==> flow/design.v <==
package calc_pkg;
    typedef struct packed {
        logic on;
        logic off;
        logic mem_rc;
        logic mem_sub;
        logic mem_add;
        logic op_percent;
        logic op_sqrt;
        logic op_div;
        logic op_mul;
        logic op_sub;
        logic op_add;
        logic op_eq;
        logic dot;
        logic num_1;
        logic num_2;
        logic num_3;
        logic num_4;
        logic num_5;
        logic num_6;
        logic num_7;
        logic num_8;
        logic num_9;
        logic num_0;
    } buttons_t;
    typedef enum logic [4:0] {
        B_NONE,          
        B_ON,            
        B_OFF,           
        B_MEM_RC,        
        B_MEM_SUB,       
        B_MEM_ADD,       
        B_OP_PERCENT,    
        B_OP_SQRT,       
        B_OP_DIV,        
        B_OP_MUL,        
        B_OP_SUB,        
        B_OP_ADD,        
        B_OP_EQ,         
        B_DOT,           
        B_NUM_1,         
        B_NUM_2,         
        B_NUM_3,         
        B_NUM_4,         
        B_NUM_5,         
        B_NUM_6,         
        B_NUM_7,         
        B_NUM_8,         
        B_NUM_9,         
        B_NUM_0,         
        B_UNKNOWN        
    } active_button_t;
    function automatic logic isNumberButton(active_button_t active_button);
        isNumberButton = ((active_button >= calc_pkg::B_NUM_1) && (active_button <= calc_pkg::B_NUM_0));
    endfunction
    function automatic logic isOpButton(active_button_t active_button);
        isOpButton = ((active_button >= calc_pkg::B_OP_DIV) && (active_button <= calc_pkg::B_OP_ADD));
    endfunction
    function automatic logic isEqButton(active_button_t active_button);
        isEqButton = (active_button == calc_pkg::B_OP_EQ);
    endfunction
    function automatic logic isDotButton(active_button_t active_button);
        isDotButton = (active_button == calc_pkg::B_DOT);
    endfunction
    typedef logic [3:0] bcd_t;
    function automatic logic [6:0] bcd2segments(bcd_t bcd);
        unique case (bcd)
            4'd0: bcd2segments = 7'b1111110;
            4'd1: bcd2segments = 7'b0110000;
            4'd2: bcd2segments = 7'b1101101;
            4'd3: bcd2segments = 7'b1111001;
            4'd4: bcd2segments = 7'b0110011;
            4'd5: bcd2segments = 7'b1011011;
            4'd6: bcd2segments = 7'b1011111;
            4'd7: bcd2segments = 7'b1110000;
            4'd8: bcd2segments = 7'b1111111;
            4'd9: bcd2segments = 7'b1111011;
            default: bcd2segments = 7'bxxxxxxx;
        endcase
    endfunction
    typedef enum logic [1:0] {
        OP_NONE,
        OP_ADD,
        OP_MUL,
        OP_DIV
    } op_t;
    function automatic op_t button2op(active_button_t active_button);
        unique case (active_button)
            calc_pkg::B_OP_DIV: button2op = calc_pkg::OP_DIV;
            calc_pkg::B_OP_MUL: button2op = calc_pkg::OP_MUL;
            calc_pkg::B_OP_SUB: button2op = calc_pkg::OP_ADD;
            calc_pkg::B_OP_ADD: button2op = calc_pkg::OP_ADD;
            default: button2op = calc_pkg::OP_NONE;
        endcase
    endfunction
    function automatic bcd_t button2bcd(active_button_t active_button);
        unique case (active_button)
            calc_pkg::B_NUM_1: button2bcd = 1;
            calc_pkg::B_NUM_2: button2bcd = 2;
            calc_pkg::B_NUM_3: button2bcd = 3;
            calc_pkg::B_NUM_4: button2bcd = 4;
            calc_pkg::B_NUM_5: button2bcd = 5;
            calc_pkg::B_NUM_6: button2bcd = 6;
            calc_pkg::B_NUM_7: button2bcd = 7;
            calc_pkg::B_NUM_8: button2bcd = 8;
            calc_pkg::B_NUM_9: button2bcd = 9;
            calc_pkg::B_NUM_0: button2bcd = 0;
            default: button2bcd = 0;
        endcase
    endfunction
    parameter NumDigits = 8;
    typedef logic unsigned [$clog2(NumDigits)-1:0] exponent_t;
    typedef struct packed {
        logic error;
        logic sign;
        exponent_t exponent;
        bcd_t [NumDigits-1:0] significand;
    } num_t;
    function automatic num_t neg(num_t num);
        neg = num;
        neg.sign = !num.sign;
    endfunction
endpackage
module alu_add (
    input   logic           clk_i,
    input   logic           rst_i,
    input   logic [36:0]    left_i,      
    input   logic [36:0]    right_i,     
    output  logic           in_ready_o,
    input   logic           in_valid_i,
    output  logic [36:0]    result_o,    
    input   logic           out_ready_i,
    output  logic           out_valid_o
);
typedef enum logic [1:0] {
    S_IDLE,
    S_NORMALIZE,
    S_ADD,
    S_RENORMALIZE
} state_t;
state_t state_d, state_q;
logic [$clog2(calc_pkg::NumDigits):0] counter_d, counter_q;
logic in_ready_d, in_ready_q;
logic out_valid_d, out_valid_q;
assign out_valid_o = out_valid_q;
assign in_ready_o = in_ready_q;
calc_pkg::num_t left_d, left_q;
calc_pkg::num_t right_d, right_q;
calc_pkg::num_t result_d, result_q;
calc_pkg::bcd_t result_extra_d, result_extra_q;
logic carryborrow_d, carryborrow_q;
assign result_o = out_valid_q ? result_q : '0;
logic [4:0] nibble_sum;
always_comb begin
    nibble_sum = 'x;
    carryborrow_d = carryborrow_q;
    if (state_q != S_ADD) begin
        carryborrow_d = 0;
    end else if (left_q.sign == right_q.sign) begin
        nibble_sum =
            left_q.significand[counter_q]
            + right_q.significand[counter_q]
            + 4'(carryborrow_q);
        if (nibble_sum >= 10) begin
            nibble_sum += 6;
        end
        carryborrow_d = nibble_sum[4];
    end else begin
        if (left_q.significand > right_q.significand) begin
            nibble_sum =
                6'(left_q.significand[counter_q])
                - 6'(right_q.significand[counter_q])
                - 6'(carryborrow_q);
        end else begin
            nibble_sum =
                6'(right_q.significand[counter_q])
                - 6'(left_q.significand[counter_q])
                - 6'(carryborrow_q);
        end
        carryborrow_d = nibble_sum[4];
        if ($signed(nibble_sum) < 0) begin
            nibble_sum += 10;
        end
    end
end
always_comb begin
    state_d = state_q;
    out_valid_d = out_valid_q;
    in_ready_d = in_ready_q;
    counter_d = counter_q;
    left_d = left_q;
    right_d = right_q;
    result_d = result_q;
    result_extra_d = result_extra_q;
    unique case (state_q)
        S_IDLE: begin
            result_d = '0;
            if (in_valid_i) begin
                left_d = left_i;
                right_d = right_i;
                state_d = S_NORMALIZE;
                in_ready_d = 0;
            end
        end
        S_NORMALIZE: begin
            if (left_q.exponent < right_q.exponent) begin
                left_d.significand = (left_q.significand >> 4);
                left_d.exponent++;
            end else if (left_q.exponent > right_q.exponent) begin
                right_d.significand = (right_q.significand >> 4);
                right_d.exponent++;
            end else begin
                state_d = S_ADD;
                counter_d = 0;
            end
        end
        S_ADD: begin
            result_d.exponent = left_q.exponent;
            if (left_q.sign == right_q.sign) begin
                result_extra_d = carryborrow_d;
            end
            if (left_q.significand > right_q.significand) begin
                result_d.sign = left_q.sign;
            end else begin
                result_d.sign = right_q.sign;
            end
            result_d.significand[counter_q] = 4'(nibble_sum);
            counter_d++;
            if (counter_d == calc_pkg::NumDigits) begin
                state_d = S_RENORMALIZE;
            end
        end
        S_RENORMALIZE: begin
            if (result_extra_q != '0) begin  
                result_extra_d = '0;
                result_d.significand = ({result_extra_q, result_q.significand} >> 4);
                result_d.exponent++;
                if (result_d.exponent == 0)
                    result_d.error = 1;
            end else if ((result_q.exponent != 0) && (result_q.significand[calc_pkg::NumDigits-1] == 0)) begin  
                result_d.significand = (result_q.significand << 4);
                result_d.exponent--;
            end else begin  
                out_valid_d = 1;
                if (result_d.significand == 0)
                    result_d.sign = 0;
                if (out_valid_q && out_ready_i) begin
                    state_d = S_IDLE;
                    out_valid_d = 0;
                    in_ready_d = 1;
                    result_d = '0;
                end
            end
        end
    endcase
end
always_ff @(posedge clk_i) begin
    if (rst_i) begin
        state_q <= S_IDLE;
        out_valid_q <= 0;
        in_ready_q <= 1;
        counter_q <= '0;
        left_q <= '0;
        right_q <= '0;
        result_q <= '0;
        result_extra_q <= '0;
        carryborrow_q <= 0;
    end else begin
        state_q <= state_d;
        out_valid_q <= out_valid_d;
        in_ready_q <= in_ready_d;
        counter_q <= counter_d;
        left_q <= left_d;
        right_q <= right_d;
        result_q <= result_d;
        result_extra_q <= result_extra_d;
        carryborrow_q <= carryborrow_d;
    end
end
endmodule
# Tool chain data of alu_add
# Tool output for the design above, in the order of the flow.
# Line numbers count from 1 in the design file above.
# Operators: Yosys type, input widths -> output width; for muxes data width and select width s.
# Cell names lack the library's common part.
# Not given: -
# inputs
top	alu_add
clock_port	clk_i
library	sky130hd
lib_corner	tt_025C_1v80

# Elaborated design
# Source: Yosys, flattened and elaborated, memories not mapped. Widths are those after wreduce. Registers that Yosys merges into a memory's read port (data or address) are not register bits. Print and check cells do not count. Equal cells are merged and count once.
# bits
out_inout_bits	39
clocked_rd_ports_x_width	0
ram_bits	0
mem_bits_ro	0
reg_bits	122
wordCells	152
latchBits	0
n_memories	0
in_bits	78
# op_classes
cmp	5
reduce_logical	25
eq_ne	22
shift	4
muxes	59
n_mul	0
add_sub_neg	14
div	0
logic	10
# op_table
cell	n
$pmux 35 s2	2
$mux 32	4
$pmux 32 s3	1
$mux 37	2
$mux 36	2
$shiftx 32x7->4	2
$mux 35	1
$shift 4x33->32	1
$shift 4x33->32 const A	1
$neg 6->33	1
$gt 32x32->1	1
$and 32x32->32	1
$or 32x32->32	1
$not 32->32	1
$logic_not 32->1	1
$mux 4	7
$ne 2x2->1 const B	12
$mux 5	4
$mux 1	17
$pmux 4 s2	2
$mux 2	8
$ne 3x3->1 const B	4
$reduce_and 3->1	4
$reduce_and 4->1	3
$mux 3	4
$sub 4x4->5	2
$sub 5x2->5	2
$add 3x1->3 const B	3
# Other operator kinds: 31; their cells: 45.

# Longest topological paths
# Depth = most cells in a row (Yosys ltp): at word level without a register or memory, in the mapped netlist without a sequential cell, where the memories' decode and read muxes count.
# logic_depth
depth_word	13
ABC_AREA	0
mapped_depth	19
ltp_nobuf	17

# Synthesis result
# Source: synth_stat.txt of the flow (Yosys; design flattened, memories mapped). It holds for the ABC_AREA given above (unset counts as 0); a run with the other value may have another netlist.
# Totals and module areas in this step are rounded.
# mapped
n_buf	67
ffs	121
sequential_area_um2	2420
mapped_area_um2	8690
mapped_cells	1028
# by_type
cell_type	n	type_area_um2
dfxtp_1	121	2.42E+03
ha_1	60	750.72
mux2i_1	62	620.595
a211oi_1	72	540.518
nor2_1	114	427.91
mux4_2	16	360.346
a21oi_1	57	285.274
and2_1	42	262.752
inv_1	68	255.245
nand2_1	68	255.245
a22oi_1	28	210.202
clkbuf_1	48	180.173
o21ai_0	29	145.139
xnor2_1	16	140.134
fa_1	6	120.115
nand2b_1	17	106.352
nand3_1	19	95.091
o41ai_1	9	78.826
# Not listed: further types 59, cells in them 176.

# Timing after synthesis
# OpenSTA on the mapped netlist: ideal clock, no wires. The path of least setup slack (recovery checks aside). Input and output delay are each 20% of the period. Register names are those of the netlist, which keeps one name where synthesis merged equal registers.
# synth_timing
path_kind	register to register
start	register counter_q[0]
end	register result_q
delay_ns	4.118
slack_ns	5.882
setup_time_ns	0.116
path_buffers	2
arrival_ns	4.002
tclk_ns	10.0
stages	18
synth_period_reached_ns	4.118
# "delay_ns" = arrival - input delay + setup time.
# "stages": output pins that drive a net of the path, with the launching flip-flop's if there is one; two outputs of one cell count as two.
# "synth_period_reached_ns" = period - worst setup slack (recovery checks aside). The figure is calculated, with input and output delays left at 20% of the set period.
# An end named without its bit number is one bit of that signal or, where synthesis recoded a state register, one of its new flip-flops.
# Between the ends stands the longest chain of elaborated cells between them, by number of cells; it is not shown to be the way that was timed. Of several equally long chains one is given.
# A line is the first line of the expression or statement that the cell stems from. Yosys adds cells for indexed reads and writes and turns some case tables into memories.
# synth_between
path_cell_list	dfxtp_1 buf_4 buf_4 mux4_2 nand2_1 nand2_1 nand2_1 inv_1 fa_1 inv_1 fa_1 ha_1 inv_1 a2111oi_2 a211oi_2 mux2i_4 o21ai_0 a41o_1
elab_chain_cells	13
# synth_rtl
item	line	text
from (decl)	143	logic [$clog2(calc_pkg::NumDigits):0] counter_d, counter_q;
from (assign)	263	counter_q <= '0;
from (assign)	273	counter_q <= counter_d;
$shiftx 32x7->4	177	6'(right_q.significand[counter_q])
$sub 4x4->5	177
$sub 5x2->5	177
$mux 5	170	if (left_q.significand > right_q.significand) begin
$mux 5	160	end else if (left_q.sign == right_q.sign) begin
$mux 5	158	if (state_q != S_ADD) begin
$add 4x4->4	183	nibble_sum += 10;
$mux 4	182	if ($signed(nibble_sum) < 0) begin
$mux 4	160
$mux 4	158
$shift 4x33->32	228	result_d.significand[counter_q] = 4'(nibble_sum);
$or 32x32->32	228
$pmux 32 s3	196	unique case (state_q)
to (assign)	266	result_q <= '0;
to (assign)	276	result_q <= result_d;
to (decl)	150	calc_pkg::num_t result_d, result_q;

# Worst path after layout
# Path of least setup slack in the final report of flow run A (OpenROAD, finished layout, wires in). Where an end is a register, its clock arrival counts in the times.
# layout_timing
path_kind	register to register
start	register counter_q[0]
end	register result_q
tclk_ns	6.2
setup_time_ns	0.11
slack_ns	1.42
path_buffers	2
stages	18
arrival_ns	5.10
# An end named without its bit number is one bit of that signal or, where synthesis recoded a state register, one of its new flip-flops.
# Between the ends stands the longest chain of elaborated cells between them, by number of cells; it is not shown to be the way that was timed. Of several equally long chains one is given.
# layout_between
path_cell_list	dfxtp_1 buf_4 buf_4 mux4_2 nand2_1 nand2_1 nand2_1 inv_1 fa_1 inv_1 fa_1 ha_1 inv_1 a2111oi_2 a211oi_2 mux2i_4 o21ai_0 a41o_1
elab_chain_cells	13
# layout_rtl
item	line	text
from (decl)	143	logic [$clog2(calc_pkg::NumDigits):0] counter_d, counter_q;
from (assign)	263	counter_q <= '0;
from (assign)	273	counter_q <= counter_d;
$shiftx 32x7->4	177	6'(right_q.significand[counter_q])
$sub 4x4->5	177
$sub 5x2->5	177
$mux 5	170	if (left_q.significand > right_q.significand) begin
$mux 5	160	end else if (left_q.sign == right_q.sign) begin
$mux 5	158	if (state_q != S_ADD) begin
$add 4x4->4	183	nibble_sum += 10;
$mux 4	182	if ($signed(nibble_sum) < 0) begin
$mux 4	160
$mux 4	158
$shift 4x33->32	228	result_d.significand[counter_q] = 4'(nibble_sum);
$or 32x32->32	228
$pmux 32 s3	196	unique case (state_q)
to (assign)	266	result_q <= '0;
to (assign)	276	result_q <= result_d;
to (decl)	150	calc_pkg::num_t result_d, result_q;

# Measured results for alu_add: 6 stored runs of the Yosys and OpenROAD flow on sky130hd. The settings differ; the order carries no meaning. The constraints put input and output delay at 20% of the set period each and load the outputs with 0.01 pF.
# "achieved_clock_period_ns": clock period set for the run, less the worst setup slack. It is reckoned from that one timing run; input and output delays stay at 20% of the period that was set.
# "worst_path_allowed_less_slack_ns" = time allowed to the worst setup path (clock period - input delay - output delay, where it has them) - its slack; a late launch clock adds to it, a late capture clock takes from it.
# The measured numbers are rounded.
# Among the settings, . means not set for that run.
name,flow run A,flow run B,flow run C,flow run D,flow run E,flow run F
CAP_MARGIN,40,15,0,40,15,20
CORE_MARGIN,5,3,5,5,3,2
CORE_UTILIZATION,48,56,48,48,38,55
GPL_ROUTABILITY_DRIVEN,0,0,0,0,0,1
GPL_TIMING_DRIVEN,0,.,0,0,.,0
MAX_ROUTING_LAYER,met5,.,met5,met5,.,.
PLACE_DENSITY_LB_ADDON,0.25,0.09,0.25,0.25,0.09,0.3
SETUP_SLACK_MARGIN,1.14,0.23,1.23,1.14,0.23,1.51
SLEW_MARGIN,15,10,30,40,10,20
TNS_END_PERCENT,45,40,95,95,.,20
period_ns,6.2,2.96,4.31,6.2,2.96,7.17
CORE_ASPECT_RATIO,.,1.88,.,.,1.88,1.7
CTS_CLUSTER_SIZE,.,56,45,.,56,89
CELL_PAD_IN_SITES_GLOBAL_PLACEMENT,.,.,1,1,.,.
HOLD_SLACK_MARGIN,.,.,0.09,.,-0.09,.
fin_tns_ns,0.000,-17.8,0.000,0.000,-17.3,0.000
achieved_clock_period_ns,4.779,3.740,3.960,4.867,3.691,5.210
layout_utilization_frac,0.597,0.798,0.638,0.6,0.558,0.69
setup_ws_ns,1.42,-0.780,0.350,1.33,-0.731,1.96
worst_path_allowed_less_slack_ns,4.78,3.74,3.96,4.87,3.69,5.21
worstPathKind,register to register,register to register,register to register,register to register,register to register,register to register
total_die_area_um2,20900,17100,20900,20900,24800,16900
yosys_chip_area_um2,8690,8690,8690,8690,8690,8690
hold_worst_slack_ns,0.482,0.496,0.493,0.499,0.465,0.471
